==> flow/design.v <==
module Registers  (
    input clk,
    input rst,
    input [31:0] in,
    output reg [31:0]  out
);
always @(posedge clk )
begin
    if(rst == 1'b1)
    begin
        out<=0;
    end
    else 
    begin
        out<=in;
    end
end
endmodule
module full_adder
(input i_bit1,input i_bit2, input i_carry,output o_sum,output o_carry);
wire g1,p1;
assign g1=i_bit1 & i_bit2;
assign p1=i_bit1 ^ i_bit2;
assign o_sum=p1 ^ i_carry;
assign o_carry = g1 | (p1&i_carry);
endmodule
module four_bit_adder(input [3:0] A,input [3:0]  B,input Cin,  output [3:0]  Sum,output   Cout);
    wire [3:0] C; 
    genvar i;
    generate
        for (i = 0; i < 4; i = i + 1) begin : loop
            full_adder FA(
                .i_bit1(A[i]),
                .i_bit2(B[i]),
                .i_carry(i == 0 ? Cin : C[i - 1]),
                .o_sum(Sum[i]),
                .o_carry(C[i])
            );
        end
    endgenerate
    assign Cout=C[3];
endmodule
module CSA  #(parameter N = 32)(input [N-1:0] A,input [N-1:0]  B,input Cin,  output [N-1:0]  Sum,output   Cout,output Overflow);
    wire [N-1:0] S0;
    wire [N-1:0] S1;
    wire [(N/4)-1:0] C0;
    wire [(N/4)-1:0] C1;
    wire [(N/4)-1:0] C;
    four_bit_adder A_inst(.A(A[3:0]),.B(B[3:0]),.Cin(Cin),.Sum(Sum[3:0]),.Cout(C[0])); 
    genvar i;
    generate
        for (i = 0; i < N/4-1; i = i + 1) begin : loop1
            four_bit_adder A0(
                .A(A[i*4+7:i*4+4]),
                .B(B[i*4+7:i*4+4]),
                .Cin(1'b0),
                .Sum(S0[i*4+7:i*4+4]),
                .Cout(C0[i+1])
            );
            four_bit_adder A1(
                .A(A[i*4+7:i*4+4]),
                .B(B[i*4+7:i*4+4]),
                .Cin(1'b1),
                .Sum(S1[i*4+7:i*4+4]),
                .Cout(C1[i+1])
            );
        end
    endgenerate
    genvar j;
    generate
    for (j = 0; j < N/4-1; j = j + 1) begin : loop2
        assign Sum[j*4+7:j*4+4] = C[j] ? S1[j*4+7:j*4+4] : S0[j*4+7:j*4+4];
        assign C[j+1] = C[j] ? C1[j+1] : C0[j+1];
    end
endgenerate
    assign Cout=C[(N/4)-1];
    assign Overflow=(A[N-1]==B[N-1]&&(A[N-1])!=Sum[N-1]);
endmodule
module normalizer
(input [23:0] A_mantissa,input [7:0] A_exponent, output  reg [22:0] O_mantissa ,output reg [7:0] O_exponent);
reg [23:0] temp_mantissa;
always @ (*)
begin 
    if(A_mantissa[23:0]==24'b000000000000000000000001)
    begin 
        temp_mantissa=A_mantissa<<23;
        O_exponent=A_exponent-23;
    end
    else if(A_mantissa[23:1]==23'b00000000000000000000001)
    begin 
        temp_mantissa=A_mantissa<<22;
        O_exponent=A_exponent-22;
    end
    else if(A_mantissa[23:2]==22'b0000000000000000000001)
    begin 
        temp_mantissa=A_mantissa<<21;
        O_exponent=A_exponent-21;
    end
    else if(A_mantissa[23:3]==21'b000000000000000000001)
    begin 
        temp_mantissa=A_mantissa<<20;
        O_exponent=A_exponent-20;
    end
    else if(A_mantissa[23:4]==20'b00000000000000000001)
    begin 
        temp_mantissa=A_mantissa<<19;
        O_exponent=A_exponent-19;
    end
    else if(A_mantissa[23:5]==19'b0000000000000000001)
    begin 
        temp_mantissa=A_mantissa<<18;
        O_exponent=A_exponent-18;
    end
    else if(A_mantissa[23:6]==18'b000000000000000001)
    begin 
        temp_mantissa=A_mantissa<<17;
        O_exponent=A_exponent-17;
    end
    else if(A_mantissa[23:7]==17'b00000000000000001)
    begin 
        temp_mantissa=A_mantissa<<16;
        O_exponent=A_exponent-16;
    end
    else if(A_mantissa[23:8]==16'b0000000000000001)
    begin 
        temp_mantissa=A_mantissa<<15;
        O_exponent=A_exponent-15;
    end
    else if(A_mantissa[23:9]==15'b000000000000001)
    begin 
        temp_mantissa=A_mantissa<<14;
        O_exponent=A_exponent-14;
    end
    else if(A_mantissa[23:10]==14'b00000000000001)
    begin 
        temp_mantissa=A_mantissa<<13;
        O_exponent=A_exponent-13;
    end
    else if(A_mantissa[23:11]==13'b0000000000001)
    begin 
        temp_mantissa=A_mantissa<<12;
        O_exponent=A_exponent-12;
    end
    else if(A_mantissa[23:12]==12'b000000000001)
    begin 
        temp_mantissa=A_mantissa<<11;
        O_exponent=A_exponent-11;
    end
    else if(A_mantissa[23:13]==11'b00000000001)
    begin 
        temp_mantissa=A_mantissa<<10;
        O_exponent=A_exponent-10;
    end
    else if(A_mantissa[23:14]==10'b0000000001)
    begin 
        temp_mantissa=A_mantissa<<9;
        O_exponent=A_exponent-9;
    end
    else if(A_mantissa[23:15]==9'b000000001)
    begin 
        temp_mantissa=A_mantissa<<8;
        O_exponent=A_exponent-8;
    end
    else if(A_mantissa[23:16]==8'b00000001)
    begin 
        temp_mantissa=A_mantissa<<7;
        O_exponent=A_exponent-7;
    end
    else if(A_mantissa[23:17]==7'b0000001)
    begin 
        temp_mantissa=A_mantissa<<6;
        O_exponent=A_exponent-6;
    end
    else if(A_mantissa[23:18]==6'b000001)
    begin 
        temp_mantissa=A_mantissa<<5;
        O_exponent=A_exponent-5;
    end
    else if(A_mantissa[23:19]==5'b00001)
    begin 
        temp_mantissa=A_mantissa<<4;
        O_exponent=A_exponent-4;
    end
    else if(A_mantissa[23:20]==4'b0001)
    begin 
        temp_mantissa=A_mantissa<<3;
        O_exponent=A_exponent-3;
    end
    else if(A_mantissa[23:21]==3'b001)
    begin 
        temp_mantissa=A_mantissa<<2;
        O_exponent=A_exponent-2;
    end
    else if(A_mantissa[23:22]==3'b01)
    begin 
        temp_mantissa=A_mantissa<<1;
        O_exponent=A_exponent-1;
    end
    else 
    begin
        temp_mantissa=A_mantissa;
        O_exponent=A_exponent;
    end 
O_mantissa=temp_mantissa[22:0];
end
endmodule
module FPA
(input [31:0] A, input [31:0] B, output [31:0] Sum,output Cout,output reg of);
reg  A_sign;
reg  B_sign;
reg  O_sign;
reg [7:0] A_exponent ;
reg [7:0] B_exponent ;
wire [7:0] O_exponent ;
reg [24:0] O_temp1_exponent ;
reg [24:0] O_temp2_exponent ;
reg [23:0] A_mantissa ;
reg [23:0] B_mantissa ;
reg [23:0] temp1_mantissa ;
reg [23:0] temp2_mantissa ;
reg [23:0] O_mantissa ;
reg [24:0] O_temp1_mantissa ;
reg [24:0] O_temp2_mantissa ;
reg [7:0] temp ;
wire [7:0] final_exponent ;
wire [22:0] final_mantissa ;
wire [7:0] pre_exponent ;
wire [22:0] pre_mantissa ;
reg [23:0] A_Adder ;
reg [23:0] B_Adder ;
wire [23:0] Sum_Adder ;
wire Cin ;
wire c ;
 CSA #(24) c1( A_Adder,B_Adder,Cin,Sum_Adder ,c ,overflow);
assign Cin=1'b0;
always @ (*)
begin
    A_sign=A[31];
    B_sign=B[31];
    A_exponent=A[30:23];
    B_exponent=B[30:23];
    A_mantissa = {1'b1,A[22:0]};
    B_mantissa ={1'b1,B[22:0]};
    if(A_exponent > B_exponent ) begin
        temp=A_exponent-B_exponent;
        O_temp1_exponent=A_exponent;
        B_mantissa=B_mantissa>>temp;
    end
    else if (A_exponent < B_exponent )begin
        temp=B_exponent-A_exponent;
        O_temp1_exponent=B_exponent;
        temp1_mantissa=A_mantissa>>temp;
        A_mantissa=temp1_mantissa;
    end
    else 
    begin
        O_temp1_exponent=A_exponent;
    end
    if(A_sign == B_sign )
    begin
        A_Adder=A_mantissa;
        B_Adder=B_mantissa;
        O_sign=A_sign;
        O_temp1_mantissa={c,Sum_Adder};
    end
     else 
    begin
        if(A_sign==1'b1)
        begin
            temp1_mantissa=~A_mantissa+1'b1;
            temp2_mantissa=B_mantissa;
            A_Adder=temp1_mantissa;
            B_Adder=temp2_mantissa;
            O_temp2_mantissa={c,Sum_Adder};
            if(A_mantissa>= B_mantissa)
            begin 
                O_temp1_mantissa=~O_temp2_mantissa+1;
                O_temp1_mantissa[24]=1'b0;
            end
            else
            begin 
                O_temp1_mantissa=O_temp2_mantissa;
                O_temp1_mantissa[24]=1'b0;
            end
        end
        else 
        begin
            temp1_mantissa=A_mantissa;
            temp2_mantissa=~B_mantissa+1'b1;
            A_Adder=temp1_mantissa;
            B_Adder=temp2_mantissa;
            O_temp2_mantissa={c,Sum_Adder};
            if(A_mantissa <= B_mantissa)
            begin 
                O_temp1_mantissa=~O_temp2_mantissa+1;
                O_temp1_mantissa[24]=1'b0;
            end
            else
            begin 
                O_temp1_mantissa=O_temp2_mantissa;
                O_temp1_mantissa[24]=1'b0;
            end
        end
        if(A_mantissa>B_mantissa)
            O_sign=A_sign;
        else if(A_mantissa<B_mantissa)
            O_sign=B_sign;
        else
        begin
            O_sign=1'b0;
        end
    end
    if(O_temp1_mantissa[24]==1'b1)
    begin
        O_temp2_exponent=O_temp1_exponent+25'd1;
        O_mantissa=O_temp1_mantissa[24:1];
        if(O_mantissa == 23'd0 &  O_temp1_exponent== A_exponent & O_temp1_exponent== B_exponent )
            begin
                O_temp1_exponent=23'd0;
            end
        else
            O_temp1_exponent=O_temp2_exponent;
    end else
    begin
        O_mantissa=O_temp1_mantissa[23:0];
        if(O_mantissa == 23'd0 &  O_temp1_exponent== A_exponent & O_temp1_exponent== B_exponent )
            begin
                O_temp1_exponent=23'd0;
            end
   end 
end
assign O_exponent=O_temp1_exponent;
normalizer N_instance( O_mantissa, O_exponent, pre_mantissa , pre_exponent);
always @ (*)
begin
    if(pre_exponent == 8'd255  || A[30:23] == 8'd255  || B[30:23] == 8'd255)
        of=1'b1;
    else
        of=1'b0;
end
assign final_exponent = of ? 8'd0 : pre_exponent;
assign final_mantissa = of ? 23'd0 : pre_mantissa;
assign Sum={O_sign & ~of,final_exponent,final_mantissa};
assign Cout=O_temp1_mantissa[24];
endmodule
module FPA_final (
input clk,
input rst,
input [31 : 0] in1,
input [31 : 0] in2,
output [31 : 0] OUT
);
wire [31 : 0]A;
wire [31 : 0]B;
wire [31 : 0]C;
Registers operand1_reg (clk,rst, in1, A);
Registers operand2_reg (clk, rst, in2, B);
FPA B1 ( .A(A), .B(B), .Sum(C), .Cout(), .of());
Registers output_reg (clk,rst, C, OUT);
endmodule
Appendix: tool output

-- Tool chain data of FPA_final
Tool output for the design above before and after an edit, in the order of the flow.
"before" refers to lines of the RTL above, "after" to lines of the edited file.
"change": "after" minus "before" as printed here.
Operators: Yosys type, input widths -> output width; for muxes data width and select width s.
Library cell names are shortened.
Not given: n/a
- design top: FPA_final
- clock input: clk
- standard-cell library: sky130hd
- timing corner: tt_025C_1v80

-- The edit
The edit as a unified diff against the file above.
A script made this edit. It changes what the design does and was not meant as an optimisation.
begin of diff
@@ -82,5 +82,5 @@
 always @ (*)
 begin 
-    if(A_mantissa[23:0]==24'b000000000000000000000001)
+    if(A_mantissa[23:0]>=24'b000000000000000000000001)
     begin 
         temp_mantissa=A_mantissa<<23;
end of diff

-- Word level
Yosys after proc, flatten, opt, wreduce and memory -nomap, before mapping. Memory bits, and registers merged into a memory's read port (data or address), are not among the register bits. Print and check cells are not counted. Equal cells are merged and count once.
- cells by class (item ; before ; after ; change):
    order comparisons ; 6 ; 7 ; +1
    shift-type cells ; 2 ; 2 ; 0
    equal/unequal tests ; 29 ; 28 ; -1
    bitwise logic cells ; 166 ; 166 ; 0
    $add $sub $neg ; 29 ; 29 ; 0
    reduce/logical cells ; 28 ; 28 ; 0
    multiplexer cells ; 76 ; 76 ; 0
- operator list (cell ; before ; after ; change):
    $eq 24x1->1 const B ; 1 ; 0 ; -1
    $ge 24x1->1 const B ; 0 ; 1 ; +1
Unchanged operator kinds not shown: 77.
- word-level totals (item ; before ; after ; change):
    input bits ; 66 ; 66 ; 0
    output and inout bits ; 32 ; 32 ; 0
    cells after elaboration ; 363 ; 363 ; 0
    flip-flop bits (word level) ; 96 ; 96 ; 0

-- Longest topological paths
Yosys ltp: most cells in a row. Word level: on the elaborated netlist, between registers, memories and ports. Mapped: between sequential cells and ports; inverters and the memories' decode and read muxes count.
- logic depth (item ; before ; after ; change):
    depth in word-level cells ; 61 ; 61 ; 0
    ABC_AREA ; 0 ; 0 ; n/a
    gate-level depth with buffers ; 75 ; 70 ; -5
    gate-level depth less buffers ; 66 ; 64 ; -2

-- After synthesis
Yosys stat after the flow's synthesis: flattened, memories mapped to cells. It holds for the ABC_AREA given above (unset counts as 0); a run with the other value may have another netlist.
- cells by type (cell type ; before ; after ; change):
    nand2_1 ; 270 ; 164 ; -106
    nor2_1 ; 223 ; 139 ; -84
    clkbuf_1 ; 134 ; 56 ; -78
    a21oi_1 ; 188 ; 117 ; -71
    o21ai_0 ; 133 ; 68 ; -65
    a211oi_1 ; 80 ; 22 ; -58
    nor3_1 ; 85 ; 51 ; -34
    o22ai_1 ; 38 ; 8 ; -30
    nand3_1 ; 82 ; 53 ; -29
    o211ai_1 ; 46 ; 17 ; -29
    a2111oi_0 ; 24 ; 2 ; -22
    o221ai_1 ; 24 ; 4 ; -20
    a222oi_1 ; 20 ; 0 ; -20
    buf_2 ; 25 ; 6 ; -19
    xnor2_1 ; 77 ; 59 ; -18
    a22oi_1 ; 21 ; 4 ; -17
    a31oi_1 ; 26 ; 10 ; -16
    nor4_1 ; 28 ; 13 ; -15
Unchanged cell types not shown: 14.
The list need not be complete.
- mapped netlist (item ; before ; after ; change):
    standard cells after synthesis ; 2385 ; 1547 ; -838
    mapped flip-flops ; 96 ; 96 ; 0
    buffers ; 196 ; 79 ; -117
    sequential area (µm²) ; 1921.8 ; 1921.8 ; 0.0
    synthesis area (µm²) ; 16361.9 ; 11777.5 ; -4584.4
By module: a second synthesis without flattening, with its own total; a netlist apart from the flattened one above.
- unflattened totals (item ; before ; after ; change):
    cells (unflattened synthesis) ; 2308 ; 1429 ; -879
    area total of the unflattened synthesis (µm²) ; 16951.3 ; 11862.6 ; -5088.7
Rows give one instance, submodules left out.
- by module, before (module ; area (µm²) ; cells ; times used ; sequential area (µm²)):
    FPA ; 7389.6 ; 1059 ; 1 ; 0.0
    normalizer ; 5620.4 ; 955 ; 1 ; 0.0
    Registers ; 863.3 ; 67 ; 3 ; 640.6
    full_adder ; 20.0 ; 1 ; 44 ; 0.0
    CSA (N=24) ; 470.5 ; 49 ; 1 ; 0.0
    FPA_final ; 0.0 ; 0 ; 1 ; 0.0
    four_bit_adder ; 0.0 ; 0 ; 11 ; 0.0
- by module, after (module ; area (µm²) ; cells ; times used ; sequential area (µm²)):
    FPA ; 6951.7 ; 994 ; 1 ; 0.0
    Registers ; 863.3 ; 67 ; 3 ; 640.6
    normalizer ; 969.7 ; 141 ; 1 ; 0.0
    full_adder ; 20.0 ; 1 ; 44 ; 0.0
    CSA (N=24) ; 470.5 ; 49 ; 1 ; 0.0
    FPA_final ; 0.0 ; 0 ; 1 ; 0.0
    four_bit_adder ; 0.0 ; 0 ; 11 ; 0.0

-- Worst setup path after synthesis
Path of least setup slack by OpenSTA after synthesis, without wires, with an ideal clock, recovery checks aside; 20% of the period is set as input and as output delay. Where synthesis merged equal registers, the netlist keeps one of their names.
- path after synthesis (item ; before ; after ; change):
    kind ; reg2reg ; reg2reg ; n/a
    from ; register operand1_reg.out[23] ; register operand1_reg.out[26] ; n/a
    to ; register output_reg.out[21] ; register output_reg.out[23] ; n/a
    delay of the path (ns) ; 16.617 ; 15.562 ; -1.055
    driving pins on the path ; 72 ; 64 ; -8
    buffers on the path ; 9 ; 7 ; -2
    path slack (ns) ; 5.383 ; 6.438 ; +1.055
    time at the first pin (ns) ; 0.000 ; 0.000 ; 0.000
    setup time (ns) ; 0.128 ; 0.129 ; +0.001
    period (ns) ; 22.0 ; 22.0 ; 0.0
    arrival time (ns) ; 16.489 ; 15.433 ; -1.056
    data required time (ns) ; 21.872 ; 21.871 ; -0.001
    period reached after synthesis (ns) ; 16.617 ; 15.562 ; -1.055
"delay of the path" = arrival - input delay + setup time.
"driving pins on the path": output pins that drive a net of the path, with the launching flip-flop's if there is one; two outputs of one cell count as two.
"period reached after synthesis" = period - worst setup slack (recovery checks aside). The figure is calculated, with input and output delays left at 20% of the set period.
The rows between start and end are the longest chain of elaborated cells between them; the timing report does not say that the signal goes this way. Where chains are equally long, one stands for them.
A line is the first line of the expression or statement that the cell stems from. Yosys adds cells for indexed reads and writes and turns some case tables into memories.
Between the ends, after synthesis, before:
- path through: dfxtp_1 -> inv_1 -> ha_1 -> inv_1 -> fa_1 -> nand3_1 -> a21oi_2 -> o21a_1 -> buf_6 -> buf_6 -> buf_2 -> clkbuf_1 -> mux4_2 -> nand2_1 -> a21oi_1 -> a211oi_1 -> a211oi_1 -> o21ai_0 -> [... 36 more ...] -> buf_2 -> and3_1 -> clkinv_1 -> buf_1 -> ha_1 -> inv_1 -> nor2_1 -> nor4_1 -> or4_1 -> a32o_1 -> a21oi_1 -> o21ai_0 -> a21oi_1 -> mux2i_1 -> nand4_1 -> o31ai_4 -> buf_6 -> nor2_1
- length of the longest elaborated chain at 60
- noted elaborated cells between the ends (all ways): 303
- classes of those cells: add/sub: 29; compare: 4; eq/ne: 27; shift: 2; mux: 72; logic: 164; reduce/logical: 5
- RTL lines, path after synthesis, before (item ; RTL line ; source):
    start: declaration ; 5 ; output reg [31:0]  out
    start: assignment ; 11 ; out<=0;
    start: assignment ; 15 ; out<=in;
    $sub 8x8->8 ; 250 ; temp=B_exponent-A_exponent;
    $shr 24x8->24 ; 252 ; temp1_mantissa=A_mantissa>>temp;
    $mux 24 ; 249 ; else if (A_exponent < B_exponent )begin
    $mux 24 ; 244 ; if(A_exponent > B_exponent ) begin
    $not 24->24 ; 270 ; temp1_mantissa=~A_mantissa+1'b1;
    $add 24x1->24 ; 270 ;
    $mux 24 ; 268 ; if(A_sign==1'b1)
    [... 45 more ...] ; n/a ;
    $mux 8 ; 94 ; else if(A_mantissa[23:2]==22'b0000000000000000000001)
    $mux 8 ; 89 ; else if(A_mantissa[23:1]==23'b00000000000000000000001)
    $mux 8 ; 84 ; if(A_mantissa[23:0]==24'b000000000000000000000001)
    $eq 8x8->1 ; 336 ; if(pre_exponent == 8'd255  || A[30:23] == 8'd255  || B[30:23] == 8'd255)
    $logic_or 1x1->1 x2 ; 336 ;
    $mux 1 ; 336 ;
    $reduce_or 4->1 ; n/a ;
    end: assignment ; 11 ;
    end: assignment ; 15 ;
    end: declaration ; 5 ;
Between the ends, after synthesis, after:
- path through: dfxtp_1 -> clkbuf_1 -> inv_1 -> ha_1 -> buf_6 -> and4_1 -> nand2_1 -> o21a_1 -> buf_6 -> buf_4 -> buf_1 -> clkbuf_1 -> mux2i_1 -> mux2i_1 -> nor2_1 -> a311oi_1 -> mux2i_1 -> a211o_1 -> [... 28 more ...] -> fa_1 -> nor3_1 -> nand4b_1 -> mux2i_1 -> and4_4 -> a21oi_1 -> a21oi_1 -> ha_1 -> clkbuf_1 -> a32oi_1 -> xnor2_1 -> o311a_1 -> a311oi_1 -> o211ai_1 -> a21boi_1 -> o22ai_1 -> a211oi_4 -> a21oi_1
- length of the longest elaborated chain at 60
- noted elaborated cells between the ends (all ways): 282
- classes of those cells: add/sub: 29; compare: 5; eq/ne: 26; shift: 2; mux: 51; logic: 164; reduce/logical: 5
- RTL lines, path after synthesis, after (item ; RTL line ; source):
    start: declaration ; 5 ; output reg [31:0]  out
    start: assignment ; 11 ; out<=0;
    start: assignment ; 15 ; out<=in;
    $sub 8x8->8 ; 250 ; temp=B_exponent-A_exponent;
    $shr 24x8->24 ; 252 ; temp1_mantissa=A_mantissa>>temp;
    $mux 24 ; 249 ; else if (A_exponent < B_exponent )begin
    $mux 24 ; 244 ; if(A_exponent > B_exponent ) begin
    $not 24->24 ; 270 ; temp1_mantissa=~A_mantissa+1'b1;
    $add 24x1->24 ; 270 ;
    $mux 24 ; 268 ; if(A_sign==1'b1)
    [... 45 more ...] ; n/a ;
    $mux 8 ; 94 ; else if(A_mantissa[23:2]==22'b0000000000000000000001)
    $mux 8 ; 89 ; else if(A_mantissa[23:1]==23'b00000000000000000000001)
    $mux 8 ; 84 ; if(A_mantissa[23:0]>=24'b000000000000000000000001)
    $eq 8x8->1 ; 336 ; if(pre_exponent == 8'd255  || A[30:23] == 8'd255  || B[30:23] == 8'd255)
    $logic_or 1x1->1 x2 ; 336 ;
    $mux 1 ; 336 ;
    $reduce_or 2->1 ; n/a ;
    end: assignment ; 11 ;
    end: assignment ; 15 ;
    end: declaration ; 5 ;

-- Timing after layout
Path of least setup slack in the final report of the runs of pair 1 (OpenROAD, finished layout, wires in). Where an end is a register, its clock arrival counts in the times.
- path after layout (item ; before ; after ; change):
    kind ; reg2reg ; reg2reg ; n/a
    from ; register operand1_reg.out[23] ; register operand1_reg.out[28] ; n/a
    to ; register output_reg.out[15] ; register output_reg.out[27] ; n/a
    arrival time (ns) ; 19.84 ; 17.45 ; -2.39
    driving pins on the path ; 58 ; 57 ; -1
    period (ns) ; 22.0 ; 22.0 ; 0.0
    data required time (ns) ; 22.25 ; 22.24 ; -0.01
    time at the first pin (ns) ; 0.39 ; 0.36 ; -0.03
    setup time (ns) ; 0.14 ; 0.12 ; -0.02
    buffers on the path ; 1 ; 1 ; 0
    path slack (ns) ; 2.40 ; 4.79 ; +2.39
The rows between start and end are the longest chain of elaborated cells between them; the timing report does not say that the signal goes this way. Where chains are equally long, one stands for them.
Between the ends, after layout, before:
- path through: dfxtp_1 -> inv_1 -> ha_1 -> and4_1 -> nand3_1 -> o21ai_4 -> buf_4 -> mux2_2 -> mux2i_1 -> or3_1 -> a2111o_1 -> o211a_1 -> or2_2 -> ha_1 -> a21oi_1 -> fa_1 -> fa_1 -> fa_1 -> [... 22 more ...] -> a21oi_1 -> mux2_2 -> o211ai_1 -> or3_1 -> nand2_1 -> inv_1 -> ha_1 -> inv_1 -> nor2_1 -> o211ai_1 -> a21oi_1 -> o211ai_1 -> a2111oi_1 -> nor2_1 -> mux2i_1 -> nor2_1 -> o31ai_4 -> nor3_1
- length of the longest elaborated chain at 60
- noted elaborated cells between the ends (all ways): 297
- classes of those cells: add/sub: 29; compare: 4; eq/ne: 27; shift: 2; mux: 66; logic: 164; reduce/logical: 5
- RTL lines, path after layout, before (item ; RTL line ; source):
    start: declaration ; 5 ; output reg [31:0]  out
    start: assignment ; 11 ; out<=0;
    start: assignment ; 15 ; out<=in;
    $sub 8x8->8 ; 250 ; temp=B_exponent-A_exponent;
    $shr 24x8->24 ; 252 ; temp1_mantissa=A_mantissa>>temp;
    $mux 24 ; 249 ; else if (A_exponent < B_exponent )begin
    $mux 24 ; 244 ; if(A_exponent > B_exponent ) begin
    $not 24->24 ; 270 ; temp1_mantissa=~A_mantissa+1'b1;
    $add 24x1->24 ; 270 ;
    $mux 24 ; 268 ; if(A_sign==1'b1)
    [... 45 more ...] ; n/a ;
    $mux 8 ; 94 ; else if(A_mantissa[23:2]==22'b0000000000000000000001)
    $mux 8 ; 89 ; else if(A_mantissa[23:1]==23'b00000000000000000000001)
    $mux 8 ; 84 ; if(A_mantissa[23:0]==24'b000000000000000000000001)
    $eq 8x8->1 ; 336 ; if(pre_exponent == 8'd255  || A[30:23] == 8'd255  || B[30:23] == 8'd255)
    $logic_or 1x1->1 x2 ; 336 ;
    $mux 1 ; 336 ;
    $reduce_or 10->1 ; n/a ;
    end: assignment ; 11 ;
    end: assignment ; 15 ;
    end: declaration ; 5 ;
Between the ends, after layout, after:
- path through: dfxtp_1 -> inv_1 -> ha_1 -> a211oi_1 -> o21bai_2 -> o21a_2 -> buf_4 -> mux4_2 -> a311oi_1 -> mux2i_1 -> a211o_1 -> a21oi_1 -> mux2i_1 -> ha_1 -> a21oi_1 -> fa_1 -> fa_1 -> fa_1 -> [... 21 more ...] -> nor2_1 -> nand3_1 -> xnor2_1 -> nand3_1 -> mux2i_1 -> nand4_1 -> nor4_2 -> nor2_1 -> inv_1 -> ha_1 -> nand2_1 -> a211oi_1 -> o311ai_1 -> a21o_1 -> a211oi_1 -> and4b_1 -> a211oi_4 -> a21oi_1
- length of the longest elaborated chain at 60
- noted elaborated cells between the ends (all ways): 282
- classes of those cells: add/sub: 29; compare: 5; eq/ne: 26; shift: 2; mux: 51; logic: 164; reduce/logical: 5
- RTL lines, path after layout, after (item ; RTL line ; source):
    start: declaration ; 5 ; output reg [31:0]  out
    start: assignment ; 11 ; out<=0;
    start: assignment ; 15 ; out<=in;
    $sub 8x8->8 ; 250 ; temp=B_exponent-A_exponent;
    $shr 24x8->24 ; 252 ; temp1_mantissa=A_mantissa>>temp;
    $mux 24 ; 249 ; else if (A_exponent < B_exponent )begin
    $mux 24 ; 244 ; if(A_exponent > B_exponent ) begin
    $not 24->24 ; 270 ; temp1_mantissa=~A_mantissa+1'b1;
    $add 24x1->24 ; 270 ;
    $mux 24 ; 268 ; if(A_sign==1'b1)
    [... 45 more ...] ; n/a ;
    $mux 8 ; 94 ; else if(A_mantissa[23:2]==22'b0000000000000000000001)
    $mux 8 ; 89 ; else if(A_mantissa[23:1]==23'b00000000000000000000001)
    $mux 8 ; 84 ; if(A_mantissa[23:0]>=24'b000000000000000000000001)
    $eq 8x8->1 ; 336 ; if(pre_exponent == 8'd255  || A[30:23] == 8'd255  || B[30:23] == 8'd255)
    $logic_or 1x1->1 x2 ; 336 ;
    $mux 1 ; 336 ;
    $reduce_or 2->1 ; n/a ;
    end: assignment ; 11 ;
    end: assignment ; 15 ;
    end: declaration ; 5 ;

-- Measured runs
Runs of the flow (Yosys, OpenROAD) on both versions; the two runs of a pair have the same settings. The constraints put input and output delay at 20% of the set period each and load the outputs with 0.01 pF.
Settings, pair 1:
- noted CORE_UTILIZATION: 40
- noted period_ns: 22.0
- CAP_MARGIN at 20
- noted CORE_MARGIN: 2
- noted SLEW_MARGIN: 20
- measured results, pair 1 (item ; before ; after ; change):
    area of the die (µm²) ; 42539.1 ; 30831.8 ; -11707.3
    achieved period (ns) ; 19.596 ; 17.214 ; -2.382
    sum of negative setup slack (ns) ; 0.000 ; 0.000 ; 0.000
    setup slack of the worst path (ns) ; 2.404 ; 4.786 ; +2.382
    Yosys chip area after synthesis (µm²) ; 16361.9 ; 11777.5 ; -4584.4
    standard-cell area of the final layout (µm²) ; 18031.0 ; 13360.3 ; -4670.7
    utilization after routing (%) ; 44.4 ; 46.3 ; +1.9
Settings, pair 2:
- ABC_AREA: 0
- CELL_PAD_IN_SITES_GLOBAL_PLACEMENT at 1
- CORE_ASPECT_RATIO: 1.28
- noted CORE_UTILIZATION: 27
- noted CTS_CLUSTER_DIAMETER: 126
- CTS_CLUSTER_SIZE: 82
- MAX_ROUTING_LAYER: met5
- MIN_ROUTING_LAYER: met1
- PLACE_DENSITY_LB_ADDON: 0.02
- SETUP_SLACK_MARGIN at 2.61
- noted period_ns: 21.9
- CAP_MARGIN at 20
- noted CORE_MARGIN: 2
- noted SLEW_MARGIN: 20
- measured results, pair 2 (item ; before ; after ; change):
    area of the die (µm²) ; 62600.0 ; 45319.9 ; -17280.1
    achieved period (ns) ; 18.453 ; 17.668 ; -0.785
    sum of negative setup slack (ns) ; 0.000 ; 0.000 ; 0.000
    setup slack of the worst path (ns) ; 3.447 ; 4.232 ; +0.785
    Yosys chip area after synthesis (µm²) ; 16361.9 ; 11777.5 ; -4584.4
    standard-cell area of the final layout (µm²) ; 18610.3 ; 13644.3 ; -4966.0
    utilization after routing (%) ; 30.9 ; 31.7 ; +0.8
"achieved period" means the clock period less the worst setup slack. The figure is calculated, with input and output delays left at 20% of the set period.
